==> flow/design.v <==
module  rgb_hsv(
	input                         clk,
	input                         rst,	
	input	     [7:0]            rgb_r,
	input	     [7:0]            rgb_g,
	input	     [7:0]            rgb_b,	
	output reg [8:0] 			  hsv_h, 
	output reg [7:0] 			  hsv_s, 
	output reg [7:0] 			  hsv_v  
);
reg [7:0] top; 
reg [13:0] top_60; 
reg [2:0] rgb_se;
reg [2:0] rgb_se_n; 
reg [7:0] max; 
reg [7:0] min; 
reg [7:0] max_min; 
reg [7:0] hsv_s_m;
reg [7:0] max_n;
reg [7:0] division; 
wire r_g, r_b, g_b;
assign r_g = (rgb_r > rgb_g)? 1'b1:1'b0; 
assign r_b = (rgb_r > rgb_b)? 1'b1:1'b0; 
assign g_b = (rgb_g > rgb_b)? 1'b1:1'b0; 
always @ (posedge clk or negedge rst)
begin
	if (!rst)
	begin
		max <= 8'd0;
		min <= 8'd0;
		top <= 8'd0;
		rgb_se <= 3'b010;
	end
	else 
	begin
	case ({r_g,r_b,g_b})
	3'b000:
			begin 
			max <= rgb_b;
			min <= rgb_r;
			top <= rgb_g - rgb_r; 
			rgb_se <= 3'b000;
			end
	3'b001:
			begin 
			max <= rgb_g;
			min <= rgb_r;
			top <= rgb_b - rgb_r; 
			rgb_se <= 3'b001;
			end
	3'b011:
			begin 
			max <= rgb_g;
			min <= rgb_b;
			top <= rgb_r - rgb_b; 
			rgb_se <= 3'b011;
			end
	3'b100:
			begin 
			max <= rgb_b;
			min <= rgb_g;
			top <= rgb_r - rgb_g; 
			rgb_se <= 3'b100;
			end
	3'b110:
			begin 
			max <= rgb_r;
			min <= rgb_g;
			top <= rgb_b - rgb_g; 
			rgb_se <= 3'b110;
			end
	3'b111:
			begin 
			max <= rgb_r;
			min <= rgb_b;
			top <= rgb_g - rgb_b; 
			rgb_se <= 3'b111;
			end
	default
			begin
			max <= 8'd0;
			min <= 8'd0;
			top <= 8'd0;
			rgb_se <= 3'b010;
			end
	endcase
end
end
always @ (posedge clk or negedge rst)
begin
	if (!rst)
		begin
		top_60 <= 14'd0;
		rgb_se_n <= 3'b010;
		max_min <= 8'd0;
		max_n <= 8'd0;
		end
	else
		begin
		top_60 <= {top,6'b000000} - {top,2'b00}; 
		rgb_se_n <= rgb_se;
		max_min <= max - min;
		max_n <= max;
		end
end
always @ (*)
begin
	division = (max_min > 8'd0) ? top_60 / max_min : 8'd240; 
end
always @ (posedge clk or negedge rst)
begin
	if (!rst)
		hsv_h <= 9'd0;
	else 
	begin
	case (rgb_se_n)
	3'b000:
			hsv_h <= 9'd240 - division; 
	3'b001:
			hsv_h <= 9'd120 + division; 
	3'b011:
			hsv_h <= 9'd120 - division; 
	3'b100:
			hsv_h <= 9'd240 + division; 
	3'b110:
			hsv_h <= 9'd360 - division; 
	3'b111:
			hsv_h <= division; 
	default
			hsv_h <= 9'd0;
	endcase
end
end
always @ (*)
begin
	hsv_s_m = (max_n > 8'd0)? ((max_min == max_n) ? 8'd255 : {max_min[7:0],8'b00000000} / max_n) : 8'd0;
end
always@(posedge clk or negedge rst)
begin
	if (!rst)
      hsv_s <= 8'd0;
	else
	hsv_s <= hsv_s_m;
end
always@(posedge clk or negedge rst)
begin
  if (!rst)
  hsv_v <= 8'd0;
  else
  hsv_v <= max_n;
 end
endmodule
module HSVComparator (
    input   clk,
    input wire [8:0] hsv_get_h, hsv_get_s, hsv_get_v,
    input wire [8:0] hsv_set_h, hsv_set_s, hsv_set_v,
    input wire [2:0] threshold_level,
    output reg [1:0] similar_flag  
);
parameter THRESHOLD1_H = 60, THRESHOLD1_S = 32, THRESHOLD1_V = 32;   
parameter THRESHOLD2_H = 15, THRESHOLD2_S = 8,  THRESHOLD2_V = 8;  
parameter THRESHOLD3_H = 10, THRESHOLD3_S = 5,  THRESHOLD3_V = 5;  
parameter THRESHOLD4_H = 5,  THRESHOLD4_S = 3,  THRESHOLD4_V = 3;   
reg [8:0] h_diff, s_diff, v_diff;
function [8:0] abs_diff;
    input [8:0] a, b;
    if (a > b) begin
        abs_diff = a - b;
    end else begin
        abs_diff = b - a;
    end
endfunction
always @(posedge clk) begin
    similar_flag <= 2'b0;  
    h_diff = abs_diff(hsv_get_h, hsv_set_h);
    s_diff = abs_diff(hsv_get_s, hsv_set_s);
    v_diff = abs_diff(hsv_get_v, hsv_set_v);
    if (h_diff > 180) begin
        h_diff = 360 - h_diff;
    end
    if ({hsv_set_h,hsv_set_s,hsv_set_v} == 24'b0)begin
        similar_flag <= 2'b10;
    end
    else begin
    case(threshold_level)
        3'b000: begin  
            if (h_diff <= THRESHOLD1_H && s_diff <= THRESHOLD1_S && v_diff <= THRESHOLD1_V) begin
                similar_flag <= 2'b01;  
            end
        end
        3'b001: begin  
            if (h_diff <= THRESHOLD2_H && s_diff <= THRESHOLD2_S && v_diff <= THRESHOLD2_V) begin
                similar_flag <= 2'b01;  
            end
        end
        3'b010: begin  
            if (h_diff <= THRESHOLD3_H && s_diff <= THRESHOLD3_S && v_diff <= THRESHOLD3_V) begin
                similar_flag <= 2'b01;  
            end
        end
        3'b111: begin  
            if (h_diff <= THRESHOLD4_H && s_diff <= THRESHOLD4_S && v_diff <= THRESHOLD4_V) begin
                similar_flag <= 2'b01;  
            end
        end
        default: ;  
    endcase 
    end
end
endmodule
module color_match (
    input  wire       clk,
    input  wire       rst_n,
    input  wire [7:0] get_r,
    input  wire [7:0] get_g,
    input  wire [7:0] get_b,
    input  wire [7:0] set_r,
    input  wire [7:0] set_g,
    input  wire [7:0] set_b,
    input  wire [2:0] threshold_level,
    output wire [8:0] get_h,
    output wire [7:0] get_s,
    output wire [7:0] get_v,
    output wire [8:0] set_h,
    output wire [7:0] set_s,
    output wire [7:0] set_v,
    output wire [1:0] similar_flag
);
    rgb_hsv rgb_hsv_get_inst (
        .clk   (clk),
        .rst   (rst_n),
        .rgb_r (get_r),
        .rgb_g (get_g),
        .rgb_b (get_b),
        .hsv_h (get_h),
        .hsv_s (get_s),
        .hsv_v (get_v)
    );
    rgb_hsv rgb_hsv_set_inst (
        .clk   (clk),
        .rst   (rst_n),
        .rgb_r (set_r),
        .rgb_g (set_g),
        .rgb_b (set_b),
        .hsv_h (set_h),
        .hsv_s (set_s),
        .hsv_v (set_v)
    );
    HSVComparator HSVComparator_inst (
        .clk             (clk),
        .hsv_get_h       (get_h),
        .hsv_get_s       ({1'b0, get_s}),
        .hsv_get_v       ({1'b0, get_v}),
        .hsv_set_h       (set_h),
        .hsv_set_s       ({1'b0, set_s}),
        .hsv_set_v       ({1'b0, set_v}),
        .threshold_level (threshold_level),
        .similar_flag    (similar_flag)
    );
endmodule
## Reports on color_match

Each step is given for the RTL above and for the edited RTL.
"before" refers to lines of the RTL above, "after" to lines of the edited file.
"difference" is "after" less "before", of the values as shown; "relative change" is that difference over "before", in percent.
Operators: Yosys type, input widths -> output width; for muxes data width and select width s.
Cell names lack the library's common part.
Not given: --

| set-up | value |
|---|---|
| design top | color_match |
| clock input | clk |
| library | sky130hd |
| corner | tt_025C_1v80 |

## Edit of the RTL

Unified diff, file above to edited file.
This change comes from a script, not from a designer. The edited design behaves differently; no optimisation was intended.

```diff
@@ -247,4 +247,5 @@
         .hsv_v (set_v)
     );
+    wire [1:0] similar_flag_0, similar_flag_1;
     HSVComparator HSVComparator_inst (
         .clk             (clk),
@@ -256,5 +257,9 @@
         .hsv_set_v       ({1'b0, set_v}),
         .threshold_level (threshold_level),
-        .similar_flag    (similar_flag)
+        .similar_flag    (similar_flag_0)
     );
+    HSVComparator HSVComparator_inst_x (.clk(clk), .hsv_get_h(get_h), .hsv_get_s({1'b0, get_s}),
+        .hsv_get_v({1'b0, get_v}), .hsv_set_h(set_h), .hsv_set_s(~({1'b0, set_s})),
+        .hsv_set_v({1'b0, set_v}), .threshold_level(threshold_level), .similar_flag(similar_flag_1));
+    assign similar_flag = similar_flag_0 ^ similar_flag_1;
 endmodule
```

## Elaborated design

Counts by Yosys on the flattened word-level netlist (proc, flatten, opt, wreduce; memories kept). Register bits leave out memories and registers merged into their read ports (data or address); mux counts leave out enables and synchronous resets folded into registers. Print and check cells are left out. Cells with the same type and inputs are merged into one.

Storage and ports:

| what | before | after | difference | relative change (%) |
|---|---|---|---|---|
| register bits after elaboration | 172 | 174 | +2 | +1.16 |
| output and inout bits | 52 | 52 | 0 | 0.00 |
| bits of input ports | 53 | 53 | 0 | 0.00 |
| cells after elaboration | 168 | 193 | +25 | +14.88 |

Cells by class:

| what | before | after | difference | relative change (%) |
|---|---|---|---|---|
| eq/ne operators | 25 | 25 | 0 | 0.00 |
| order comparisons | 26 | 31 | +5 | +19.23 |
| div/mod/pow operators | 4 | 4 | 0 | 0.00 |
| bitwise operators | 0 | 2 | +2 | -- |
| reduce/logical cells | 26 | 35 | +9 | +34.62 |
| multiplexer cells | 31 | 37 | +6 | +19.35 |
| add/sub/neg operators | 33 | 35 | +2 | +6.06 |

Operators with widths:

| cell | before | after | difference | relative change (%) |
|---|---|---|---|---|
| $logic_and 1x1->1 | 8 | 16 | +8 | +100.00 |
| $mux 1 | 10 | 14 | +4 | +40.00 |
| $le 9x4->1 const B | 4 | 5 | +1 | +25.00 |
| $mux 9 | 4 | 5 | +1 | +25.00 |
| $le 9x3->1 const B | 3 | 4 | +1 | +33.33 |
| $le 9x6->1 const B | 3 | 4 | +1 | +33.33 |
| $le 9x2->1 const B | 2 | 3 | +1 | +50.00 |
| $logic_not 27->1 | 1 | 2 | +1 | +100.00 |
| $pmux 2 s4 | 1 | 2 | +1 | +100.00 |
| $gt 8x9->1 | 0 | 1 | +1 | -- |
| $not 8->9 | 0 | 1 | +1 | -- |
| $sub 8x9->9 | 0 | 1 | +1 | -- |
| $sub 9x8->9 | 0 | 1 | +1 | -- |
| $xor 2x2->2 | 0 | 1 | +1 | -- |

Unchanged operator kinds not shown: 27.

## Logic depth

Yosys ltp: most cells in a row. Word level: on the elaborated netlist, between registers, memories and ports. Mapped: between sequential cells and ports; inverters and the memories' decode and read muxes count.

Depth:

| what | before | after | difference | relative change (%) |
|---|---|---|---|---|
| depth after elaboration | 9 | 9 | 0 | 0.00 |
| ABC_AREA | 0 | 0 | -- | -- |
| mapped depth | 151 | 151 | 0 | 0.00 |
| gate-level depth less buffers | 142 | 143 | +1 | +0.70 |

## Synthesis result

Source: synth_stat.txt of the flow (Yosys; design flattened, memories mapped). It holds for the ABC_AREA given above (unset counts as 0); a run with the other value may have another netlist.

Synthesis totals:

| what | before | after | difference | relative change (%) |
|---|---|---|---|---|
| buffers | 128 | 128 | 0 | 0.00 |
| cells in the netlist | 4,320 | 4,340 | +20 | +0.46 |
| flip-flop cells | 168 | 169 | +1 | +0.60 |
| cell area after synthesis (µm²) | 33,246.9 | 33,540.9 | +294.0 | +0.88 |

Cells by type:

| cell | before | after | difference | relative change (%) |
|---|---|---|---|---|
| xor2_1 | 89 | 109 | +20 | +22.47 |
| o21ai_0 | 256 | 239 | -17 | -6.64 |
| mux2_2 | 100 | 83 | -17 | -17.00 |
| nand2_1 | 285 | 270 | -15 | -5.26 |
| a21o_1 | 185 | 200 | +15 | +8.11 |
| o31ai_1 | 46 | 61 | +15 | +32.61 |
| or3_1 | 44 | 31 | -13 | -29.55 |
| a21boi_0 | 14 | 27 | +13 | +92.86 |
| ha_1 | 518 | 528 | +10 | +1.93 |
| mux2i_1 | 66 | 76 | +10 | +15.15 |
| inv_1 | 315 | 324 | +9 | +2.86 |
| or2_2 | 29 | 38 | +9 | +31.03 |
| a211oi_1 | 22 | 31 | +9 | +40.91 |
| o21a_1 | 183 | 175 | -8 | -4.37 |
| o22ai_1 | 28 | 20 | -8 | -28.57 |
| nor2_1 | 357 | 364 | +7 | +1.96 |
| nor4_1 | 34 | 27 | -7 | -20.59 |
| a31oi_1 | 29 | 36 | +7 | +24.14 |

Unchanged cell types not shown: 18.
The list need not be complete.
The figures by module come from a second, unflattened synthesis with its own total; it is not the netlist above.

Unflattened totals:

| what | before | after | difference | relative change (%) |
|---|---|---|---|---|
| cells (unflattened synthesis) | 4,318 | 4,812 | +494 | +11.44 |
| area (unflattened synthesis) (µm²) | 33,196.8 | 36,555.1 | +3,358.3 | +10.12 |

Rows give one instance, submodules left out.

By module, before:

| module | area (µm²) | cells | instances |
|---|---|---|---|
| rgb_hsv | 14,943.1 | 1,917 | 2 |
| HSVComparator | 3,306.9 | 483 | 1 |
| color_match | 3.8 | 1 | 1 |

By module, after:

| module | area (µm²) | cells | instances |
|---|---|---|---|
| rgb_hsv | 14,943.1 | 1,917 | 2 |
| HSVComparator | 3,306.9 | 483 | 2 |
| color_match | 55.1 | 12 | 1 |

## Path before layout

Source: OpenSTA report_checks on the synthesized netlist (no wires, ideal clock, input and output delay 20% of the period each), path of least setup slack; recovery checks are left aside. Register names are those of the netlist, which keeps one name where synthesis merged equal registers.

Timing after synthesis:

| what | before | after | difference | relative change (%) |
|---|---|---|---|---|
| path type | register to register | register to register | -- | -- |
| from | reg rgb_hsv_get_inst.max_n[0] | reg rgb_hsv_set_inst.max_n[0] | -- | -- |
| to | reg rgb_hsv_get_inst.hsv_s[0] | reg rgb_hsv_set_inst.hsv_s[0] | -- | -- |
| clock period (ps) | 28,000 | 28,000 | 0 | 0.00 |
| data arrival time (ps) | 29,542 | 29,235 | -307 | -1.04 |
| driving pins on the path | 146 | 148 | +2 | +1.37 |
| required time (ps) | 27,846 | 27,833 | -13 | -0.05 |
| slack (ps) | -1,697 | -1,402 | +295 | -- |
| delay of the path (ps) | 29,696 | 29,402 | -294 | -0.99 |
| path buffers | 9 | 10 | +1 | +11.11 |
| time at the first pin (ps) | 0 | 0 | 0 | -- |
| period reached after synthesis (ps) | 29,697 | 29,402 | -295 | -0.99 |

"delay of the path" is the arrival time less input delay plus setup time.
"driving pins on the path": output pins that drive a net of the path, with the launching flip-flop's if there is one; two outputs of one cell count as two.
"period reached after synthesis" is the clock period less the worst setup slack; recovery checks do not enter. This is arithmetic on one report: input and output delays are still those of the set period (20% each).
The rows between start and end are the longest chain of elaborated cells between them; the timing report does not say that the signal goes this way. Where chains are equally long, one stands for them.
Each line given opens the expression or statement behind the cell; cells for indexed reads and writes are added by Yosys, which also makes memories of some case tables.

| between the ends, after synthesis, before | value |
|---|---|
| path through | dfrtp_1 > clkbuf_1 > clkinv_1 > ha_1 > a21oi_1 > a21oi_1 > ha_1 > or4b_2 > o311ai_0 > a32oi_1 > ha_1 > o211ai_1 > a211oi_4 > mux2i_1 > inv_1 > ha_1 > or3_1 > o22a_1 > [110 not listed] > nor2_1 > o21ai_0 > nand2b_1 > a21oi_1 > inv_1 > a311oi_1 > and3_1 > mux2_1 > mux2_2 > ha_1 > a21o_1 > a21oi_1 > nor2_1 > nand2b_1 > nand4_1 > a2111oi_0 > o2111a_1 > a21oi_1 |
| cells in the longest elaborated chain | 3 |

RTL lines, path after synthesis, before:

| what | line | source |
|---|---|---|
| from (decl) | 19 | `reg [7:0] max_n;` |
| from (assign) | 96 | `max_n <= 8'd0;` |
| from (assign) | 103 | `max_n <= max;` |
| $div 16x8->16 | 136 | `hsv_s_m = (max_n > 8'd0)? ((max_min == max_n) ? 8'd255 : {max_min[7:0],8'b00000000} / max_n) : 8'd0;` |
| $mux 8 x2 | 136 |  |
| to (assign) | 141 | `hsv_s <= 8'd0;` |
| to (assign) | 143 | `hsv_s <= hsv_s_m;` |
| to (decl) | 8 | `output reg [7:0] hsv_s,` |

| between the ends, after synthesis, after | value |
|---|---|
| path through | dfrtp_1 > clkbuf_1 > inv_1 > clkbuf_1 > ha_1 > inv_1 > o41a_1 > nor2b_1 > ha_1 > o21ai_0 > a211o_1 > mux2_2 > ha_1 > a21oi_1 > a211oi_1 > and4bb_1 > nor3_2 > inv_1 > [112 not listed] > o21a_1 > o21ai_0 > nand2b_1 > a21oi_1 > o21a_1 > o211ai_1 > nor4_4 > buf_4 > nand2_1 > o31ai_1 > ha_1 > a21o_1 > a21o_1 > a21oi_1 > nand4_1 > a221oi_1 > o221a_2 > a31oi_1 |
| cells in the longest elaborated chain | 3 |

RTL lines, path after synthesis, after:

| what | line | source |
|---|---|---|
| from (decl) | 19 | `reg [7:0] max_n;` |
| from (assign) | 96 | `max_n <= 8'd0;` |
| from (assign) | 103 | `max_n <= max;` |
| $div 16x8->16 | 136 | `hsv_s_m = (max_n > 8'd0)? ((max_min == max_n) ? 8'd255 : {max_min[7:0],8'b00000000} / max_n) : 8'd0;` |
| $mux 8 x2 | 136 |  |
| to (assign) | 141 | `hsv_s <= 8'd0;` |
| to (assign) | 143 | `hsv_s <= hsv_s_m;` |
| to (decl) | 8 | `output reg [7:0] hsv_s,` |

## Worst path after layout

From the final timing report of the runs of pair A: the path of least setup slack in the routed layout; clock arrival at registers is part of the times.
The report prints the path's times to 10 ps; the period is as set.

Timing after layout:

| what | before | after | difference | relative change (%) |
|---|---|---|---|---|
| path type | register to register | register to register | -- | -- |
| from | reg rgb_hsv_get_inst.max_n[6] | reg rgb_hsv_set_inst.max_n[5] | -- | -- |
| to | reg rgb_hsv_get_inst.hsv_s[0] | reg rgb_hsv_set_inst.hsv_s[0] | -- | -- |
| time at the first pin (ps) | 450 | 460 | +10 | +2.22 |
| driving pins on the path | 139 | 141 | +2 | +1.44 |
| data arrival time (ps) | 26,640 | 26,820 | +180 | +0.68 |
| clock period (ps) | 27,200 | 27,200 | 0 | 0.00 |
| path buffers | 4 | 11 | +7 | +175.00 |
| slack (ps) | 870 | 720 | -150 | -- |
| required time (ps) | 27,520 | 27,540 | +20 | +0.07 |

The rows between start and end are the longest chain of elaborated cells between them; the timing report does not say that the signal goes this way. Where chains are equally long, one stands for them.

| between the ends, after layout, before | value |
|---|---|
| path through | dfrtp_1 > nor4_4 > nand2_2 > nor2_4 > a21oi_2 > a21oi_2 > ha_1 > or4b_4 > o311ai_2 > a32oi_1 > ha_1 > o211ai_1 > a211oi_4 > buf_6 > mux2i_2 > inv_1 > ha_2 > or3_1 > [103 not listed] > nor2_1 > o21ai_1 > nand2b_1 > a21oi_2 > inv_1 > a311oi_2 > and3_4 > mux2_4 > mux2_4 > ha_4 > a21o_1 > a21oi_2 > nor2_2 > nand2b_1 > nand4_1 > a2111oi_2 > o2111a_1 > a21oi_2 |
| cells in the longest elaborated chain | 3 |

RTL lines, path after layout, before:

| what | line | source |
|---|---|---|
| from (decl) | 19 | `reg [7:0] max_n;` |
| from (assign) | 96 | `max_n <= 8'd0;` |
| from (assign) | 103 | `max_n <= max;` |
| $div 16x8->16 | 136 | `hsv_s_m = (max_n > 8'd0)? ((max_min == max_n) ? 8'd255 : {max_min[7:0],8'b00000000} / max_n) : 8'd0;` |
| $mux 8 x2 | 136 |  |
| to (assign) | 141 | `hsv_s <= 8'd0;` |
| to (assign) | 143 | `hsv_s <= hsv_s_m;` |
| to (decl) | 8 | `output reg [7:0] hsv_s,` |

| between the ends, after layout, after | value |
|---|---|
| path through | dfrtp_1 > or4_4 > o41a_1 > nor2b_2 > ha_4 > a21oi_1 > o41ai_1 > or2_2 > ha_4 > o211ai_1 > a211oi_2 > buf_4 > buf_4 > mux2i_4 > ha_4 > o211ai_1 > a21boi_4 > o21a_1 > [105 not listed] > o21a_1 > o21ai_2 > nand2b_1 > a21oi_2 > o21a_1 > o211ai_1 > nor4_4 > buf_6 > mux2i_1 > o21ai_1 > ha_1 > and3_1 > o21a_1 > o21bai_1 > nand4_1 > a221oi_2 > o221a_2 > a31oi_1 |
| cells in the longest elaborated chain | 3 |

RTL lines, path after layout, after:

| what | line | source |
|---|---|---|
| from (decl) | 19 | `reg [7:0] max_n;` |
| from (assign) | 96 | `max_n <= 8'd0;` |
| from (assign) | 103 | `max_n <= max;` |
| $div 16x8->16 | 136 | `hsv_s_m = (max_n > 8'd0)? ((max_min == max_n) ? 8'd255 : {max_min[7:0],8'b00000000} / max_n) : 8'd0;` |
| $mux 8 x2 | 136 |  |
| to (assign) | 141 | `hsv_s <= 8'd0;` |
| to (assign) | 143 | `hsv_s <= hsv_s_m;` |
| to (decl) | 8 | `output reg [7:0] hsv_s,` |

## Flow runs

Both versions went through the flow (Yosys, OpenROAD) with the same settings in each pair. Constraints: input delay and output delay 20% of the set period each, output load 0.01 pF.

| settings, pair A | value |
|---|---|
| CORE_UTILIZATION | 40 |
| PLACE_DENSITY | 0.6 |
| period_ns | 27.2 |
| CAP_MARGIN | 20 |
| CORE_MARGIN | 2 |
| SLEW_MARGIN | 20 |

Results, pair A:

| what | before | after | difference | relative change (%) |
|---|---|---|---|---|
| clock period achieved (ps) | 26,326 | 26,477 | +151 | +0.57 |
| worst-case hold slack (ps) | 354 | 358 | +4 | -- |
| worst setup slack after layout (ps) | 874 | 723 | -151 | -- |
| standard-cell area after layout (µm²) | 40,983.1 | 40,597.7 | -385.4 | -0.94 |
| sum of negative setup slack (ps) | 0 | 0 | 0 | -- |
| overall die area (µm²) | 85,439.3 | 86,183.3 | +744.0 | +0.87 |
| Yosys chip area after synthesis (µm²) | 33,246.9 | 33,540.9 | +294.0 | +0.88 |
| final design utilization | 0.498 | 0.487 | -0.011 | -- |

| settings, pair B | value |
|---|---|
| ABC_AREA | 0 |
| CAP_MARGIN | 15 |
| CELL_PAD_IN_SITES_GLOBAL_PLACEMENT | 3 |
| CORE_ASPECT_RATIO | 1.37 |
| CORE_MARGIN | 8 |
| CORE_UTILIZATION | 43 |
| CTS_CLUSTER_SIZE | 18 |
| GPL_TIMING_DRIVEN | 1 |
| HOLD_SLACK_MARGIN | 0.28 |
| SETUP_SLACK_MARGIN | 5.0 |
| period_ns | 18.7 |
| SLEW_MARGIN | 20 |

Results, pair B:

| what | before | after | difference | relative change (%) |
|---|---|---|---|---|
| clock period achieved (ps) | 26,339 | 25,747 | -592 | -2.25 |
| worst-case hold slack (ps) | 353 | 353 | 0 | -- |
| worst setup slack after layout (ps) | -7,639 | -7,047 | +592 | -- |
| standard-cell area after layout (µm²) | 51,619.5 | 51,638.3 | +18.8 | +0.04 |
| sum of negative setup slack (ps) | -136,353 | -129,969 | +6,384 | -- |
| overall die area (µm²) | 86,583.6 | 87,305.8 | +722.2 | +0.83 |
| Yosys chip area after synthesis (µm²) | 33,246.9 | 33,540.9 | +294.0 | +0.88 |
| final design utilization | 0.673 | 0.664 | -0.009 | -- |

By "clock period achieved" is meant the clock period of the run minus its worst setup slack. This is arithmetic on one report: input and output delays are still those of the set period (20% each).
